==> flow/design.v <==
module flopr(clock, reset, d, q);
    parameter WIDTH = 8;
    input clock; 
    input reset;
    input [WIDTH-1:0] d; 
    output reg [WIDTH-1:0] q;   
    always @(posedge clock, posedge reset)
        if (reset)
            q <= 0;
        else 
            q <= d;
endmodule
module adder(a, b, sum);
    input [31:0] a;
    input [31:0] b;
    output [31:0] sum;
    assign sum = a + b;
endmodule
module mux2(d0, d1, s, y);
    parameter WIDTH = 8;
    input [WIDTH-1:0] d0; 
    input [WIDTH-1:0] d1;
    input s;
    output [WIDTH-1:0] y;
    assign y = s ? d1 : d0;
endmodule
module mux3(d0, d1, d2, s, y);
    parameter WIDTH = 8;
    input [WIDTH-1:0] d0; 
    input [WIDTH-1:0] d1;
    input [WIDTH-1:0] d2;
    input [1:0] s;
    output [WIDTH-1:0] y;
    assign y = s[1] ? d2 : (s[0] ? d1 : d0);
endmodule
module mux8(d0, d1, d2, d3, d4, d5, d6, d7, s, y);
    parameter WIDTH = 8;
    input [WIDTH-1:0] d0;
    input [WIDTH-1:0] d1;
    input [WIDTH-1:0] d2;
    input [WIDTH-1:0] d3;
    input [WIDTH-1:0] d4;
    input [WIDTH-1:0] d5;
    input [WIDTH-1:0] d6;
    input [WIDTH-1:0] d7;
    input [2:0] s;
    output reg [WIDTH-1:0] y;
    always @*
        begin
            case(s)
                3'b000: y = d0;
                3'b001: y = d1;
                3'b010: y = d2;
                3'b011: y = d3;
                3'b100: y = d4;
                3'b101: y = d5;
                3'b110: y = d6;
                3'b111: y = d7;
                default: y = d0;
            endcase
        end
endmodule
module regfile(clock, write_enable, address_read_1, address_read_2, address_write, write_data, read_data_1, read_data_2);
    input clock;
    input write_enable;
    input [4:0] address_read_1;
    input [4:0] address_read_2;
    input [4:0] address_write;
    input [31:0] write_data;
    output [31:0] read_data_1;
    output [31:0] read_data_2;
    reg [31:0] registers[31:0];
    always @(posedge clock)
        begin
            if (write_enable) 
                registers[address_write] <= write_data;
        end
    assign read_data_1 = (address_read_1 != 0) ? registers[address_read_1] : 0;  
    assign read_data_2 = (address_read_2 != 0) ? registers[address_read_2] : 0;  
endmodule
module generate_immediate(instruction, immediate);
    input [31:0] instruction;
    output reg [31:0] immediate;
    always @*
        begin
            case(instruction[6:0])
                7'b0000011,                                                                                                      
                7'b0010011,                                                                                                      
                7'b1100111: immediate = {{20{instruction[31]}}, instruction[31:20]};                                             
                7'b0100011: immediate = {{20{instruction[31]}}, instruction[31:25], instruction[11:7]};                          
                7'b1100011: immediate = {{20{instruction[31]}}, instruction[7], instruction[30:25],  instruction[11:8], 1'b0};   
                7'b1101111: immediate = {{12{instruction[31]}}, instruction[19:12], instruction[20], instruction[30:21], 1'b0};  
                7'b0110111,                                                                                                      
                7'b0010111: immediate = {instruction[31:12], 12'b0};                                                             
                default: immediate = 32'bx;  
            endcase
        end
endmodule
module alu(src_A, src_B, ALU_control, ALU_result, zero);
    input [31:0] src_A;
    input [31:0] src_B;
    input [3:0] ALU_control;
    output reg [31:0] ALU_result;
    output zero;
    always @*
        case(ALU_control)
            4'b0000: ALU_result <= src_A + src_B;  
            4'b0001: ALU_result <= src_A - src_B;  
            4'b0010: ALU_result <= src_A & src_B;  
            4'b0011: ALU_result <= src_A | src_B;  
            4'b0100: ALU_result <= src_A ^ src_B;  
            4'b0101: ALU_result <= ($signed(src_A) < $signed(src_B)) ? 1 : 0;  
            4'b0110: ALU_result <= ($unsigned(src_A) < $unsigned(src_B)) ? 1 : 0;  
            4'b0111: ALU_result <= $signed(src_A) >>> src_B[4:0];  
            4'b1000: ALU_result <= $signed(src_A) >> src_B[4:0];  
            4'b1001: ALU_result <= $signed(src_A) << src_B[4:0];  
            default: ALU_result <= 32'd0;  
        endcase
    assign zero = (ALU_result == 0) ? 1 : 0;  
endmodule
module select_read(funct3, read_data_in, read_data_out);
    input [2:0] funct3;
    input [31:0] read_data_in;
    output reg [31:0] read_data_out;
    always @*
        begin
            case(funct3)
                3'b000: read_data_out = {{24{read_data_in[7]}}, read_data_in[7:0]};      
                3'b001: read_data_out = {{16{read_data_in[15]}}, read_data_in[15:0]};    
                3'b010: read_data_out = read_data_in;                                    
                3'b100: read_data_out = {24'b0, read_data_in[7:0]};                      
                3'b101: read_data_out = {16'b0, read_data_in[15:0]};                     
                default: read_data_out = 32'bx;  
            endcase
        end
endmodule
module main_decoder(opcode, funct3, reg_write, ALU_select, memory_control, result_select, branch, ALU_op, jump);
    input [6:0] opcode;
    input [2:0] funct3;
    output reg_write;
    output ALU_select;
    output [3:0] memory_control;
    output [2:0] result_select;
    output branch;
    output [1:0] ALU_op;
    output jump;
    reg [12:0] controls;
    assign {reg_write, ALU_select, memory_control, result_select, branch, ALU_op, jump} = controls;   
    always @*
        case(opcode)      
            7'b0000011:                                          
                case(funct3)
                    3'b000: controls = 13'b1_1_0010_001_0_00_0;      
                    3'b001: controls = 13'b1_1_0100_001_0_00_0;      
                    3'b010: controls = 13'b1_1_0000_001_0_00_0;      
                    3'b100: controls = 13'b1_1_1010_001_0_00_0;      
                    3'b101: controls = 13'b1_1_1100_001_0_00_0;      
                    default: controls = 13'bx_x_x_xxxx_xxx_xx_x;     
                endcase
            7'b0100011:
                case(funct3)
                    3'b000: controls = 13'b0_1_0011_000_0_00_0;      
                    3'b001: controls = 13'b0_1_0101_000_0_00_0;      
                    3'b010: controls = 13'b0_1_0001_000_0_00_0;      
                    default: controls = 13'bx_x_x_xxxx_xxx_xx_x;     
                endcase
            7'b0110011: controls = 13'b1_0_0000_000_0_10_0;          
            7'b0010111: controls = 13'b1_0_0000_100_0_00_0;          
            7'b0110111: controls = 13'b1_0_0000_011_0_00_0;          
            7'b1100011: controls = 13'b0_0_0000_000_1_01_0;          
            7'b0010011: controls = 13'b1_1_0000_000_0_10_0;          
            7'b1100111: controls = 13'b1_1_0000_010_0_00_1;          
            7'b1101111: controls = 13'b1_0_0000_010_0_00_1;          
            default:    controls = 13'bx_x_xxxx_xxx_x_xx_x;          
        endcase
endmodule
module alu_decoder(opcode_b5, funct3, funct7b5, ALU_op, ALU_control);
    input opcode_b5;
    input [2:0] funct3;
    input funct7b5;
    input [1:0] ALU_op;
    output reg [3:0] ALU_control;
    wire R_type_subtract;
    wire shift_arithemetic;
    assign R_type_subtract = funct7b5 & opcode_b5;  
    assign shift_arithemetic = funct7b5;  
    always @*
        case(ALU_op)
            2'b00: ALU_control = 3'b000;  
            2'b01:
                case(funct3)
                    3'b000: ALU_control = 4'b0001;  
                    3'b001: ALU_control = 4'b0001;  
                    3'b100: ALU_control = 4'b0101;  
                    3'b101: ALU_control = 4'b0101;  
                    3'b110: ALU_control = 4'b0110;  
                    3'b111: ALU_control = 4'b0110;  
                    default: ALU_control = 4'bxxxx;  
                endcase
            default:
                case(funct3)  
                    3'b000: 
                        begin
                            if (R_type_subtract)
                                ALU_control = 3'b001;  
                            else
                                ALU_control = 3'b000;  
                        end
                    3'b001: ALU_control = 4'b1001;  
                    3'b010: ALU_control = 4'b0101;  
                    3'b011: ALU_control = 4'b0110;  
                    3'b100: ALU_control = 4'b0100;  
                    3'b101:
                        begin
                            if(shift_arithemetic)
                                ALU_control = 4'b0111;  
                            else
                                ALU_control = 4'b1000;  
                        end
                    3'b110: ALU_control = 4'b0011;  
                    3'b111: ALU_control = 4'b0010;  
                    default: ALU_control = 4'bxxxx;  
                endcase
        endcase
endmodule
module controller(opcode, funct3, funct7b5, zero, result_select, memory_control, PC_select, ALU_select, reg_write, jump, ALU_control);
    input [6:0] opcode;
    input [2:0] funct3;  
    input funct7b5;
    input zero;
    output [2:0] result_select;
    output [3:0] memory_control;
    output reg [1:0] PC_select;
    output ALU_select;
    output reg_write;
    output jump;
    output [3:0] ALU_control;
    wire [1:0] ALU_op;
    wire branch;
    main_decoder main_decoder
    (
        opcode,              
        funct3,              
        reg_write,           
        ALU_select,          
        memory_control,      
        result_select,       
        branch,              
        ALU_op,              
        jump                 
    );
    alu_decoder alu_decoder
    (
        opcode[5],       
        funct3,          
        funct7b5,        
        ALU_op,          
        ALU_control      
    );
    always @*
        if(jump)
            case(opcode[3])
                1'b0: PC_select = 2'b10;             
                1'b1: PC_select = 2'b01;             
                default: PC_select = 2'b01;
            endcase
        else
            case(funct3)
                3'b000: PC_select = branch & zero;    
                3'b001: PC_select = branch & ~zero;   
                3'b100: PC_select = branch & ~zero;   
                3'b101: PC_select = branch & zero;    
                3'b110: PC_select = branch & ~zero;   
                3'b111: PC_select = branch & zero;    
                default: PC_select = 2'b00;
            endcase           
endmodule
module datapath(clock, reset, result_select, PC_select, ALU_select, reg_write, ALU_control, instruction, read_data, zero, PC, ALU_result, write_data);
    input clock;
    input reset;
    input [2:0] result_select;
    input [1:0] PC_select;
    input ALU_select;
    input reg_write;
    input [3:0] ALU_control;
    input [31:0] instruction;
    input [31:0] read_data;
    output zero;
    output [31:0] PC;
    output [31:0] ALU_result;
    output [31:0] write_data;
    wire [31:0] PC_next;
    wire [31:0] PC_plus4;
    wire [31:0] PC_target;
    wire [31:0] immediate;
    wire [31:0] src_A;
    wire [31:0] src_B;
    wire [31:0] read_data_out;
    wire [31:0] result;
    flopr #(32) pc_reg(clock, reset, PC_next, PC);
    adder pc_add4(PC, 32'd4, PC_plus4);
    adder pc_addbranch(PC, immediate, PC_target);
    mux3 #(32) pc_mux(PC_plus4, PC_target, ALU_result, PC_select, PC_next);
    regfile regfile(clock, reg_write, instruction[19:15], instruction[24:20], instruction[11:7], result, src_A, write_data);
    generate_immediate generate_immediate(instruction, immediate);
    mux2 #(32) src_B_mux(write_data, immediate, ALU_select, src_B);
    alu alu(src_A, src_B, ALU_control, ALU_result, zero);
    select_read select_read(instruction[14:12], read_data, read_data_out);
    mux8 #(32) result_mux(ALU_result, read_data_out, PC_plus4, immediate, PC_target, 32'hxxxxxxxx, 32'hxxxxxxxx, 32'hxxxxxxxx, result_select, result);
endmodule
module cpu(clock, reset, instruction, read_data, memory_control, PC, ALU_result, write_data);
    input clock;
    input reset;
    input [31:0] instruction;
    input [31:0] read_data;
    output [3:0] memory_control;
    output [31:0] PC;
    output [31:0] ALU_result;
    output [31:0] write_data;
    wire [1:0] PC_select;
    wire ALU_select; 
    wire reg_write;
    wire jump;
    wire zero;
    wire [2:0] result_select;
    wire [3:0] ALU_control;
    controller controller
    (
        instruction[6:0],        
        instruction[14:12],      
        instruction[30],         
        zero,                    
        result_select,           
        memory_control,          
        PC_select,               
        ALU_select,              
        reg_write,               
        jump,                    
        ALU_control              
    );
    datapath datapath
    (
        clock,                   
        reset,                   
        result_select,           
        PC_select,               
        ALU_select,              
        reg_write,               
        ALU_control,             
        instruction,             
        read_data,               
        zero,                    
        PC,                      
        ALU_result,              
        write_data               
    );
endmodule
==> Step by step through the tools: cpu <==
The steps from the RTL of cpu to its reports follow in flow order.
Line numbers count from 1 in the design file above.
Operators carry their Yosys type and port widths (W data, S select, Z words).
Cell names lack the library's common part.
{ "setup": {"design": "cpu", "clock_port": "clock", "lib": "sky130hd", "pvt_corner": "tt_025C_1v80"} }

==> Elaborated design <==
Counts by Yosys on the flattened word-level netlist (proc, flatten, opt, wreduce; memories kept). Register bits leave out memories and registers merged into their read ports (data or address); mux counts leave out enables and synchronous resets folded into registers. Print and check cells are left out.
Memory sizes are those after Yosys's memory passes, which may raise the word count (mostly to a power of two), join words into wider ones and drop unused or constant bits.
{ "classes": {"equal": 30, "mux": 26, "logic": 8, "cmp": 2, "reduce_and_logical": 14, "add_sub_neg": 4, "shifts": 3} }
{ "ops": {"columns": ["cell", "count"], "rows": [
  ["$pmux W32 S5", 3],
  ["$pmux W32 S10", 1],
  ["$mux W32", 6],
  ["$pmux W13 S9", 1],
  ["$pmux W13 S5", 1],
  ["$add A32 B32 Y32", 2],
  ["$lt A32 B32 Y1", 2],
  ["$pmux W13 S3", 1],
  ["$add A32 B3 Y32 const B", 1],
  ["$sub A32 B32 Y32", 1],
  ["$and A32 B32 Y32", 1],
  ["$or A32 B32 Y32", 1],
  ["$xor A32 B32 Y32", 1],
  ["$shl A32 B5 Y32", 1],
  ["$shr A32 B5 Y32", 1],
  ["$sshr A32 B5 Y32", 1],
  ["$logic_not A32 Y1", 1],
  ["$pmux W4 S8", 1],
  ["$eq A7 B6 Y1 const B", 3],
  ["$eq A7 B7 Y1 const B", 3],
  ["$eq A4 B3 Y1 const B", 4],
  ["$eq A3 B3 Y1 const B", 5],
  ["$eq A7 B5 Y1 const B", 2],
  ["$eq A3 B2 Y1 const B", 4],
  ["$pmux W4 S3", 1],
  ["$reduce_bool A5 Y1", 2],
  ["$reduce_or A3 Y1", 3],
  ["$reduce_or A2 Y1", 4]
]} }
Other operator kinds: 19; their cells: 29.
{ "word_totals": {"memories": 1, "ramBits": 1024, "output_inout_bits": 100, "inputBits": 66, "word_cells": 89, "reg_bits": 32} }
{ "memory_table": {"columns": ["name", "words", "width", "read_ports", "wr", "line_no", "source"], "rows": [
  ["datapath.regfile.registers", 32, 32, 2, 1, 72, "reg [31:0] registers[31:0];"]
]} }

==> Depth <==
Yosys ltp: most cells in a row. Word level: on the elaborated netlist, between registers, memories and ports. Mapped: between sequential cells and ports; inverters and the memories' decode and read muxes count.
{ "logic_depth": {"depth_word": 15, "ABC_AREA": 0, "depth_mapped": 38, "depth_no_buf": 27} }

==> Synthesis result <==
The flow's flattened synthesis, as Yosys stat reports it; memories are mapped. The netlist is that of the ABC_AREA named above (0 if unset); the other value can give another one.
The area totals of this step are shown rounded.
{ "synth_totals": {"stdcells": 4575, "flip_flops": 1056, "buffers": 356, "area_um2": 63000, "sequential_area_um2": 32000} }
{ "types": {"columns": ["type", "count", "area_total_um2"], "rows": [
  ["edfxtp_1", 1024, 3.07E+04],
  ["mux4_2", 534, 1.2E+04],
  ["mux2i_1", 179, 1.79E+03],
  ["ha_1", 132, 1.65E+03],
  ["a21oi_1", 241, 1.21E+03],
  ["nor2_1", 303, 1.14E+03],
  ["nand2_1", 230, 863.328],
  ["dfrtp_1", 32, 800.768],
  ["o21ai_0", 137, 685.658],
  ["clkbuf_1", 181, 679.402],
  ["o221ai_1", 62, 543.021],
  ["mux2_2", 48, 540.518],
  ["nand3_1", 103, 515.494],
  ["a221oi_1", 53, 464.195],
  ["nor3_1", 92, 460.442],
  ["inv_1", 118, 442.925],
  ["a31oi_1", 61, 381.616],
  ["o211ai_1", 48, 360.346]
]} }
Other cell types: 101; their cells: 997.
By module: a second synthesis without flattening, with its own total; a netlist apart from the flattened one above.
{ "hier_totals": {"cells_unflattened": 4912, "hier_area_um2": 65000} }
Rows give one instance, submodules left out.
{ "modules": {"columns": ["mod", "n_inst", "mod_area_um2", "n_cells", "mod_seq_area_um2"], "rows": [
  ["regfile", 1, 47000, 2400, 31000],
  ["alu", 1, 9300, 1341, 0.0],
  ["adder", 2, 1700, 241, 0.0],
  ["mux8 #(WIDTH=32)", 1, 2200, 306, 0.0],
  ["flopr #(WIDTH=32)", 1, 800, 33, 800],
  ["mux3 #(WIDTH=32)", 1, 710, 107, 0.0],
  ["mux2 #(WIDTH=32)", 1, 540, 36, 0.0],
  ["select_read", 1, 530, 80, 0.0],
  ["generate_immediate", 1, 420, 64, 0.0],
  ["main_decoder", 1, 200, 32, 0.0],
  ["alu_decoder", 1, 160, 23, 0.0],
  ["controller", 1, 43, 6, 0.0],
  ["datapath", 1, 7.5, 2, 0.0],
  ["cpu", 1, 0.0, 0, 0.0]
]} }

==> Timing after synthesis <==
OpenSTA on the mapped netlist: ideal clock, no wires. The path of least setup slack (recovery checks aside). Input and output delay are each 20% of the period. Register names are those of the netlist, which keeps one name where synthesis merged equal registers.
{ "synth_path": {"kind": "input to output", "startpoint": "input instruction[20]", "endpoint": "output ALU_result[29]", "path_slack_ps": 516, "path_buffers": 6, "tclk_ps": 11000, "driving_pins": 26, "in_delay_ps": 2200, "t_arrival_ps": 8284, "launch_ps": 2200, "t_required_ps": 8800, "path_delay_ps": 6084, "out_delay_ps": 2200, "synth_period_reached_ps": 10484} }
"path_delay_ps" is the arrival time less input delay plus setup time.
At an output port there is no setup time.
"driving_pins" counts driving pins, that of a launching flip-flop among them; a cell with two outputs on the path counts twice.
"synth_period_reached_ps" is the clock period less the worst setup slack; recovery checks do not enter. This is arithmetic on one report: input and output delays are still those of the set period (20% each).
The rows between start and end are the longest chain of elaborated cells between them; the timing report does not say that the signal goes this way. Where chains are equally long, one stands for them.
Each line given opens the expression or statement behind the cell; cells for indexed reads and writes are added by Yosys, which also makes memories of some case tables.
The chain passes a memory read, where the word-level depth is cut; so it can be longer than that depth.
{ "synth_via": {"cell_sequence": "buf_2 buf_6 buf_4 buf_4 clkbuf_1 buf_1 mux4_2 mux4_2 mux2i_1 nor2_1 nand2_1 a21boi_0 ha_1 and3b_1 and2_1 o211ai_1 nor4b_1 nor4b_1 o21ai_0 o21ai_0 a41oi_1 a211oi_1 a211oi_1 a41o_1 and2_1 a211o_1", "elab_chain_cells": 5, "cone_cells": 14, "lines_between": 13, "classes_between": "add/sub: 2; shift: 3; mux: 4; logic: 3; reduce/logical: 1; memory: 1"} }
{ "synth_lines": {"columns": ["item", "line_no", "source"], "rows": [
  ["from (decl)", 314, "input [31:0] instruction;"],
  ["$mem_v2 Z32 W32", 72, "reg [31:0] registers[31:0];"],
  ["$mux W32", 79, "assign read_data_2 = (address_read_2 != 0) ? registers[address_read_2] : 0;"],
  ["$mux W32", 25, "assign y = s ? d1 : d0;"],
  ["$sub A32 B32 Y32", 108, "4'b0001: ALU_result <= src_A - src_B;"],
  ["$pmux W32 S10", 106, "case(ALU_control)"],
  ["to (decl)", 318, "output [31:0] ALU_result;"]
]} }
Nets of the timed path that keep an RTL name, with a line that drives or declares them; the list need not be complete.
{ "synth_nets": {"columns": ["signal", "line_no"], "rows": [
  ["write_data[7]", 79]
]} }

==> Path in the finished layout <==
From the final timing report of flow run A: the path of least setup slack in the routed layout; clock arrival at registers is part of the times.
The report prints the path's times to 10 ps; the period is as set.
{ "layout_path": {"kind": "input to output", "startpoint": "input instruction[18]", "endpoint": "output ALU_result[29]", "in_delay_ps": 3740, "driving_pins": 22, "path_slack_ps": 2850, "launch_ps": 3740, "out_delay_ps": 3740, "tclk_ps": 18700, "t_required_ps": 14960, "path_buffers": 3, "t_arrival_ps": 12110} }
The rows between start and end are the longest chain of elaborated cells between them; the timing report does not say that the signal goes this way. Where chains are equally long, one stands for them.
The chain passes a memory read, where the word-level depth is cut; so it can be longer than that depth.
{ "layout_via": {"cell_sequence": "buf_2 buf_4 or3_2 o221ai_1 o22ai_1 a221oi_1 nand2_1 inv_1 ha_1 and2_1 o211ai_1 nor4b_1 nor4b_1 o21ai_0 o21ai_0 a41oi_1 a211oi_2 a211oi_1 a41o_1 and2_1 a211o_1 clkdlybuf4s50_1", "elab_chain_cells": 4, "cone_cells": 14, "lines_between": 13, "classes_between": "add/sub: 2; shift: 3; mux: 4; logic: 3; reduce/logical: 1; memory: 1"} }
{ "layout_lines": {"columns": ["item", "line_no", "source"], "rows": [
  ["from (decl)", 314, "input [31:0] instruction;"],
  ["$mem_v2 Z32 W32", 72, "reg [31:0] registers[31:0];"],
  ["$mux W32", 78, "assign read_data_1 = (address_read_1 != 0) ? registers[address_read_1] : 0;"],
  ["$sub A32 B32 Y32", 108, "4'b0001: ALU_result <= src_A - src_B;"],
  ["$pmux W32 S10", 106, "case(ALU_control)"],
  ["to (decl)", 318, "output [31:0] ALU_result;"]
]} }

Flow measurements of cpu on sky130hd: 6 stored runs with different settings, listed in no order. Input and output delays are each 20% of the period that was set; the output load is 0.01 pF.
"achieved_period_ps" is the run's clock period less its worst setup slack. It is reckoned from that one timing run; input and output delays stay at 20% of the period that was set.
The results are shown rounded.
[
  {
    "run": "flow run A",
    "settings": { "CELL_PAD_IN_SITES_DETAIL_PLACEMENT": 1, "CELL_PAD_IN_SITES_GLOBAL_PLACEMENT": 1, "CORE_UTILIZATION": 58, "CTS_CLUSTER_DIAMETER": 233, "GPL_ROUTABILITY_DRIVEN": 0, "PLACE_DENSITY_LB_ADDON": 0.16, "SETUP_SLACK_MARGIN": 2.8, "SLEW_MARGIN": 25, "period_ns": 18.7, "CAP_MARGIN": 20, "CORE_MARGIN": 2 },
    "results": { "setup_ws_ps": 2800, "post_route_stdcell_area_um2": 70000, "achieved_period_ps": 15851, "post_synth_area_um2": 63000, "total_die_area_um2": 110000, "fin_hold_ws_ps": 710, "util_pct": 65 }
  },
  {
    "run": "flow run B",
    "settings": { "CAP_MARGIN": 5, "CELL_PAD_IN_SITES_DETAIL_PLACEMENT": 0, "CORE_MARGIN": 10, "CORE_UTILIZATION": 46, "GPL_TIMING_DRIVEN": 1, "MAX_ROUTING_LAYER": "met4", "PLACE_DENSITY": 0.44, "SLEW_MARGIN": 30, "period_ns": 6.68 },
    "results": { "setup_ws_ps": -1400, "post_route_stdcell_area_um2": 86000, "achieved_period_ps": 8048, "post_synth_area_um2": 63000, "total_die_area_um2": 150000, "fin_hold_ws_ps": 740, "util_pct": 63 }
  },
  {
    "run": "flow run C",
    "settings": { "ABC_AREA": 1, "CAP_MARGIN": 5, "CELL_PAD_IN_SITES_DETAIL_PLACEMENT": 1, "CELL_PAD_IN_SITES_GLOBAL_PLACEMENT": 2, "CORE_UTILIZATION": 62, "CTS_CLUSTER_DIAMETER": 132, "GPL_ROUTABILITY_DRIVEN": 1, "MAX_ROUTING_LAYER": "met4", "PLACE_DENSITY_LB_ADDON": 0.23, "SETUP_SLACK_MARGIN": 3.07, "SLEW_MARGIN": 30, "period_ns": 14.7, "CORE_MARGIN": 2 },
    "outcome": "no final report: placement broke off with FLW-0024"
  },
  {
    "run": "flow run D",
    "settings": { "CAP_MARGIN": 35, "CELL_PAD_IN_SITES_DETAIL_PLACEMENT": 1, "CORE_UTILIZATION": 62, "CTS_CLUSTER_SIZE": 29, "GPL_TIMING_DRIVEN": 1, "MAX_ROUTING_LAYER": "met4", "PLACE_DENSITY_LB_ADDON": 0.28, "SLEW_MARGIN": 15, "TNS_END_PERCENT": 15, "period_ns": 6.09, "CORE_MARGIN": 2 },
    "outcome": "no final report: placement broke off with DPL-0033"
  },
  {
    "run": "flow run E",
    "settings": { "CELL_PAD_IN_SITES_DETAIL_PLACEMENT": 1, "CORE_ASPECT_RATIO": 0.59, "CORE_MARGIN": 3, "CORE_UTILIZATION": 20, "CTS_CLUSTER_DIAMETER": 52, "CTS_CLUSTER_SIZE": 61, "GPL_ROUTABILITY_DRIVEN": 1, "HOLD_SLACK_MARGIN": 0.06, "MAX_ROUTING_LAYER": "met5", "PLACE_DENSITY_LB_ADDON": 0.29, "SETUP_SLACK_MARGIN": 2.23, "period_ns": 13.8, "CAP_MARGIN": 20, "SLEW_MARGIN": 20 },
    "results": { "setup_ws_ps": 2100, "post_route_stdcell_area_um2": 75000, "achieved_period_ps": 11669, "post_synth_area_um2": 63000, "total_die_area_um2": 320000, "fin_hold_ws_ps": 650, "util_pct": 24 }
  },
  {
    "run": "flow run F",
    "settings": { "CAP_MARGIN": 20, "CORE_MARGIN": 8, "CORE_UTILIZATION": 22, "CTS_CLUSTER_SIZE": 57, "PLACE_DENSITY_LB_ADDON": 0.08, "SLEW_MARGIN": 0, "TNS_END_PERCENT": 60, "period_ns": 12.8 },
    "results": { "setup_ws_ps": 420, "post_route_stdcell_area_um2": 75000, "achieved_period_ps": 12380, "post_synth_area_um2": 63000, "total_die_area_um2": 300000, "fin_hold_ws_ps": 680, "util_pct": 26 }
  }
]
